==> flow/design.v <==
module mapper #(
    parameter DIM4_WIDTH = 8,  
    parameter DIM3_WIDTH = 8, 
    parameter DIM2_WIDTH = 8,  
    parameter DIM1_WIDTH = 8,
    parameter IDX4_WIDTH = 8,  
    parameter IDX3_WIDTH = 8, 
    parameter IDX2_WIDTH = 8,  
    parameter IDX1_WIDTH = 8,
    parameter ROW_MAJOR = 1,   
    parameter ADDR_WIDTH = 32 
)( 
    input  logic                        clk,            
    input  logic                        rst,            
    input  logic [DIM4_WIDTH - 1:0]     dim4, 
    input  logic [DIM3_WIDTH - 1:0]     dim3, 
    input  logic [DIM2_WIDTH - 1:0]     dim2,
    input  logic [DIM1_WIDTH - 1:0]     dim1,
    input  logic [IDX4_WIDTH - 1:0]     idx4,
    input  logic [IDX3_WIDTH - 1:0]     idx3, 
    input  logic [IDX2_WIDTH - 1:0]     idx2,
    input  logic [IDX1_WIDTH - 1:0]     idx1,
    input  logic [ADDR_WIDTH - 1:0]     base_addr,
    output logic [ADDR_WIDTH - 1:0]     addr
);
    logic [ADDR_WIDTH - 1:0] mult1_result, mult2_result, mult3_result;
    logic [ADDR_WIDTH - 1:0] dim3_dim2_dim1, dim2_dim1;
    logic [ADDR_WIDTH - 1:0] addr_temp;
    generate
        if (ROW_MAJOR) begin : row_major_block
            always_ff @(posedge clk or posedge rst) begin
                if (rst) begin
                    dim2_dim1 <= '0;
                    dim3_dim2_dim1 <= '0;
                end else begin
                    dim2_dim1 <= dim2 * dim1;
                    dim3_dim2_dim1 <= dim3 * dim2 * dim1;
                end
            end
            always_ff @(posedge clk or posedge rst) begin
                if (rst) begin
                    mult1_result <= '0;
                    mult2_result <= '0;
                    mult3_result <= '0;
                end else begin
                    mult1_result <= idx4 * dim3_dim2_dim1;
                    mult2_result <= idx3 * dim2_dim1;
                    mult3_result <= idx2 * dim1;
                end
            end
            always_ff @(posedge clk or posedge rst) begin
                if (rst) begin
                    addr_temp <= '0;
                end else begin
                    addr_temp <= base_addr + mult1_result + mult2_result + mult3_result + idx1;
                end
            end
        end else begin : column_major_block
            always_ff @(posedge clk or posedge rst) begin
                if (rst) begin
                    dim2_dim1 <= '0;
                    dim3_dim2_dim1 <= '0;
                end else begin
                    dim2_dim1 <= dim2 * dim1;
                    dim3_dim2_dim1 <= dim3 * dim2 * dim1;
                end
            end
            always_ff @(posedge clk or posedge rst) begin
                if (rst) begin
                    mult1_result <= '0;
                    mult2_result <= '0;
                    mult3_result <= '0;
                end else begin
                    mult1_result <= idx4 * dim3_dim2_dim1;
                    mult2_result <= idx3 * dim2_dim1;
                    mult3_result <= idx1 * dim2;
                end
            end
            always_ff @(posedge clk or posedge rst) begin
                if (rst) begin
                    addr_temp <= '0;
                end else begin
                    addr_temp <= base_addr + mult1_result + mult2_result + mult3_result + idx2;
                end
            end
        end
    endgenerate
    assign addr = addr_temp;
endmodule
Reports on mapper
Tool output for the design above before and after an edit, in the order of the flow. Lines under "unedited" count in the file above, lines under "edited" in the edited file. "difference": "edited" minus "unedited" as printed here. "relative change": 100 x difference / "unedited". Cell names lack the library's common part. The mark - stands for no value.

Top module: mapper. Clock port: clk. Standard-cell library: sky130hd. Library corner: tt_025C_1v80.

Diff
The edit as a unified diff against the file above. The edited RTL no longer does the same as the RTL above: the edit was made by script, with no optimisation intended.

```diff
@@ -35,5 +35,5 @@
                 end else begin
                     dim2_dim1 <= dim2 * dim1;
-                    dim3_dim2_dim1 <= dim3 * dim2 * dim1;
+                    dim3_dim2_dim1 <= dim3 * dim2 + dim1;
                 end
             end
```

After elaboration
Source: Yosys, flattened and elaborated, memories not mapped. Widths are those after wreduce; folded enables and synchronous resets count as part of the registers. Registers that Yosys merges into a memory's read port (data or address) are not register bits. Print and check cells do not count. Equal cells are merged and count once.

Operators by class: $mul (unedited 6, edited 5, difference -1, relative change -16.67%); add/sub/neg operators (unedited 4, edited 5, difference +1, relative change +25.00%).

Operators with widths: multiplier 16 x 8 -> 24 bit (unedited 1, edited 0, difference -1, relative change -100.00%); multiplier 8 x 24 -> 32 bit (unedited 1, edited 0, difference -1, relative change -100.00%); adder 16 x 8 -> 17 bit (unedited 0, edited 1, difference +1); multiplier 8 x 17 -> 25 bit (unedited 0, edited 1, difference +1).

Operator kinds equal on both sides are left out: 5.

Bit counts: flip-flop bits (word level) (unedited 152, edited 145, difference -7, relative change -4.61%); cells after elaboration (unedited 16, edited 16, difference 0, relative change 0.00%); input bits (unedited 98, edited 98, difference 0, relative change 0.00%).

Longest topological paths
Longest topological path by Yosys (ltp), each cell counted once; first at word level (registers and memories cut), then after technology mapping (sequential cells cut; the memories' decode and read muxes count).

Depth: word-level depth (unedited 4, edited 4, difference 0, relative change 0.00%); ABC_AREA (unedited 0, edited 0); gate-level depth with buffers (unedited 33, edited 19, difference -14, relative change -42.42%).

Mapped cells and area
Yosys stat after the flow's synthesis: flattened, memories mapped to cells. It holds for the ABC_AREA given above (unset counts as 0); a run with the other value may have another netlist.

Synthesis totals: chip area (Yosys) (um2) (unedited 26386.6, edited 21217.8, difference -5168.8, relative change -19.59%); flip-flops (unedited 144, edited 130, difference -14, relative change -9.72%); mapped cells (unedited 2774, edited 2253, difference -521, relative change -18.78%); buffer cells (unedited 80, edited 44, difference -36, relative change -45.00%).

Cells by type: nand2_1 (unedited 340, edited 207, difference -133, relative change -39.12%); fa_1 (unedited 455, edited 337, difference -118, relative change -25.93%); ha_1 (unedited 325, edited 260, difference -65, relative change -20.00%); and2_1 (unedited 345, edited 300, difference -45, relative change -13.04%); clkbuf_1 (unedited 79, edited 41, difference -38, relative change -48.10%); xnor2_1 (unedited 98, edited 63, difference -35, relative change -35.71%); a21oi_1 (unedited 104, edited 74, difference -30, relative change -28.85%); o21ai_1 (unedited 29, edited 0, difference -29, relative change -100.00%); a21o_1 (unedited 56, edited 38, difference -18, relative change -32.14%); o21ai_0 (unedited 24, edited 42, difference +18, relative change +75.00%); inv_1 (unedited 453, edited 470, difference +17, relative change +3.75%); dfrtp_1 (unedited 144, edited 130, difference -14, relative change -9.72%); and3_1 (unedited 23, edited 10, difference -13, relative change -56.52%); a211oi_1 (unedited 7, edited 19, difference +12, relative change +171.43%); nand3_1 (unedited 29, edited 20, difference -9, relative change -31.03%); nand4_1 (unedited 12, edited 5, difference -7, relative change -58.33%); nor2_1 (unedited 64, edited 58, difference -6, relative change -9.38%); nor2b_1 (unedited 15, edited 9, difference -6, relative change -40.00%).

Cell types equal on both sides are left out: 6. Not every row of either side is listed.

Timing after synthesis
Source: OpenSTA report_checks on the synthesized netlist (no wires, ideal clock, input and output delay 20% of the period each), path of least setup slack; recovery checks are left aside. Register names are those of the netlist, which keeps one name where synthesis merged equal registers.

Timing path after synthesis: path kind (unedited input -> register, edited input -> register); start point (unedited input dim2[2], edited input idx4[2]); end point (unedited register dim3_dim2_dim1[23], edited register mult1_result[21]); path delay (ps) (unedited 7520, edited 4367, difference -3153, relative change -41.93%); data required time (ps) (unedited 11875, edited 11876, difference +1, relative change +0.01%); library setup time (ps) (unedited 125, edited 124, difference -1); stages (unedited 31, edited 17, difference -14, relative change -45.16%); buffers on the path (unedited 1, edited 1, difference 0, relative change 0.00%); time at the first pin (ps) (unedited 2400, edited 2400, difference 0, relative change 0.00%); data arrival time (ps) (unedited 9795, edited 6643, difference -3152, relative change -32.18%); clock period (ps) (unedited 12000, edited 12000, difference 0, relative change 0.00%); setup slack (ps) (unedited 2080, edited 5233, difference +3153); synthesis period reached (ps) (unedited 9920, edited 6767, difference -3153, relative change -31.78%).

"path delay" is the arrival time less input delay plus setup time. "stages": output pins that drive a net of the path, with the launching flip-flop's if there is one; two outputs of one cell count as two. "synthesis period reached" = period - worst setup slack (recovery checks aside). The figure is calculated, with input and output delays left at 20% of the set period. Between the ends stands the longest chain of elaborated cells between them, by number of cells; it is not shown to be the way that was timed. Of several equally long chains one is given. A line is the first line of the expression or statement that the cell stems from. Yosys adds cells for indexed reads and writes and turns some case tables into memories.

Between the ends, after synthesis, unedited:
Cell sequence: clkbuf_1 -> nand2_1 -> fa_1 -> fa_1 -> inv_1 -> fa_1 -> inv_1 -> fa_1 -> inv_1 -> ha_1 -> a2111o_1 -> a31o_1 -> a21oi_1 -> xnor2_1 -> nand2_1 -> fa_1 -> inv_1 -> fa_1 -> fa_1 -> inv_1 -> fa_1 -> inv_1 -> ha_1 -> a21o_1 -> a21o_1 -> nor3b_1 -> a21oi_1 -> a41oi_1 -> o21ba_1 -> o21bai_1 -> xnor2_1. Under length of the longest elaborated chain stands 2.

RTL lines, path after synthesis, unedited: from (decl) (line 17) `input  logic [DIM2_WIDTH - 1:0]     dim2,`; multiplier 8 x 8 -> 16 bit (line 37) `dim3_dim2_dim1 <= dim3 * dim2 * dim1;`; multiplier 16 x 8 -> 24 bit (line 37); to (assign) (line 34) `dim3_dim2_dim1 <= '0;`; to (assign) (line 37).

Between the ends, after synthesis, edited:
Cell sequence: clkbuf_1 -> nand2_1 -> fa_1 -> inv_1 -> fa_1 -> fa_1 -> inv_1 -> fa_1 -> inv_1 -> ha_1 -> and3_1 -> and3_1 -> a221o_2 -> a41o_4 -> a221oi_4 -> nor4bb_1 -> a211o_1. Under length of the longest elaborated chain stands 1.

RTL lines, path after synthesis, edited: from (decl) (line 19) `input  logic [IDX4_WIDTH - 1:0]     idx4,`; multiplier 8 x 17 -> 25 bit (line 46) `mult1_result <= idx4 * dim3_dim2_dim1;`; to (assign) (line 42) `mult1_result <= '0;`; to (assign) (line 46); to (decl) (line 26) `logic [ADDR_WIDTH - 1:0] mult1_result, mult2_result, mult3_result;`.

Timing after layout
Path of least setup slack in the final report of the runs of pair A (OpenROAD, finished layout, wires in). Where an end is a register, its clock arrival counts in the times. The path's times are printed in steps of 10 ps; the period is the one set.

Timing path post-layout: path kind (unedited input -> register, edited input -> register); start point (unedited input dim2[2], edited input idx3[4]); end point (unedited register dim3_dim2_dim1[23], edited register mult2_result[20]); data required time (ps) (unedited 12330, edited 12280, difference -50, relative change -0.41%); data arrival time (ps) (unedited 11360, edited 8030, difference -3330, relative change -29.31%); time at the first pin (ps) (unedited 2400, edited 2400, difference 0, relative change 0.00%); clock period (ps) (unedited 12000, edited 12000, difference 0, relative change 0.00%); library setup time (ps) (unedited 110, edited 150, difference +40); stages (unedited 31, edited 17, difference -14, relative change -45.16%); buffers on the path (unedited 1, edited 1, difference 0, relative change 0.00%); setup slack (ps) (unedited 970, edited 4250, difference +3280).

Between the ends stands the longest chain of elaborated cells between them, by number of cells; it is not shown to be the way that was timed. Of several equally long chains one is given.

Between the ends, post-layout, unedited:
Cell sequence: clkdlybuf4s50_1 -> and2_1 -> fa_1 -> fa_1 -> inv_1 -> fa_1 -> fa_1 -> inv_1 -> ha_1 -> a21oi_1 -> o21bai_1 -> a21oi_1 -> o21ai_1 -> xor2_1 -> nand2_1 -> fa_1 -> inv_1 -> fa_1 -> fa_1 -> inv_1 -> fa_1 -> inv_1 -> ha_1 -> a21o_1 -> a21o_1 -> nor3b_1 -> a21oi_1 -> a41oi_1 -> o21ba_1 -> o21bai_1 -> xnor2_1. Under length of the longest elaborated chain stands 2.

RTL lines, path post-layout, unedited: from (decl) (line 17) `input  logic [DIM2_WIDTH - 1:0]     dim2,`; multiplier 8 x 8 -> 16 bit (line 37) `dim3_dim2_dim1 <= dim3 * dim2 * dim1;`; multiplier 16 x 8 -> 24 bit (line 37); to (assign) (line 34) `dim3_dim2_dim1 <= '0;`; to (assign) (line 37).

Between the ends, post-layout, edited:
Cell sequence: clkdlybuf4s50_1 -> nand2_1 -> fa_1 -> fa_1 -> inv_1 -> fa_1 -> inv_1 -> fa_1 -> inv_1 -> ha_1 -> nand3_1 -> o211ai_1 -> o31ai_1 -> o21ai_0 -> nand2_1 -> a311oi_1 -> xor2_1. Under length of the longest elaborated chain stands 1.

RTL lines, path post-layout, edited: from (decl) (line 20) `input  logic [IDX3_WIDTH - 1:0]     idx3,`; multiplier 8 x 16 -> 24 bit (line 47) `mult2_result <= idx3 * dim2_dim1;`; to (assign) (line 43) `mult2_result <= '0;`; to (assign) (line 47); to (decl) (line 26) `logic [ADDR_WIDTH - 1:0] mult1_result, mult2_result, mult3_result;`.

Measured runs
Both versions went through the flow (Yosys, OpenROAD) with the same settings in each pair. Constraints: input delay and output delay 20% of the set period each, output load 0.01 pF.

Settings, pair A:
period_ns: 12.0. The figure for CAP_MARGIN is 20. Under CORE_MARGIN stands 2. Under CORE_UTILIZATION stands 40. For SLEW_MARGIN the number is 20.

Final reports, pair A: clock period achieved (ps) (unedited 11030, edited 7749, difference -3281, relative change -29.75%); smallest setup slack (ps) (unedited 970, edited 4251, difference +3281); standard-cell area after layout (um2) (unedited 29075.4, edited 23709.0, difference -5366.4, relative change -18.46%); post-route utilization (unedited 0.444, edited 0.451, difference +0.007); post-synthesis cell area (um2) (unedited 26386.6, edited 21217.8, difference -5168.8, relative change -19.59%); total negative setup slack (ps) (unedited 0, edited 0, difference 0); total die area (um2) (unedited 68037.5, edited 54903.5, difference -13134.0, relative change -19.30%); final worst hold slack (ps) (unedited 513, edited 487, difference -26).

Settings, pair B:
The figure for ABC_AREA is 0. The entry for CORE_ASPECT_RATIO reads 0.56. Under CORE_MARGIN stands 4. Under CORE_UTILIZATION stands 58. The entry for CTS_CLUSTER_SIZE reads 45. PLACE_DENSITY_LB_ADDON: 0.08. The figure for SETUP_SLACK_MARGIN is 2.77. For SLEW_MARGIN the number is 35. period_ns: 9.55. The figure for CAP_MARGIN is 20.

Final reports, pair B: clock period achieved (ps) (unedited 8829, edited 6577, difference -2252, relative change -25.51%); smallest setup slack (ps) (unedited 721, edited 2973, difference +2252); standard-cell area after layout (um2) (unedited 30359.1, edited 23460.0, difference -6899.1, relative change -22.72%); post-route utilization (unedited 0.676, edited 0.65, difference -0.026); post-synthesis cell area (um2) (unedited 26386.6, edited 21217.8, difference -5168.8, relative change -19.59%); total negative setup slack (ps) (unedited 0, edited 0, difference 0); total die area (um2) (unedited 49115.4, edited 39836.4, difference -9279.0, relative change -18.89%); final worst hold slack (ps) (unedited 507, edited 484, difference -23).

"clock period achieved" = clock period - worst setup slack. The figure is calculated, with input and output delays left at 20% of the set period.
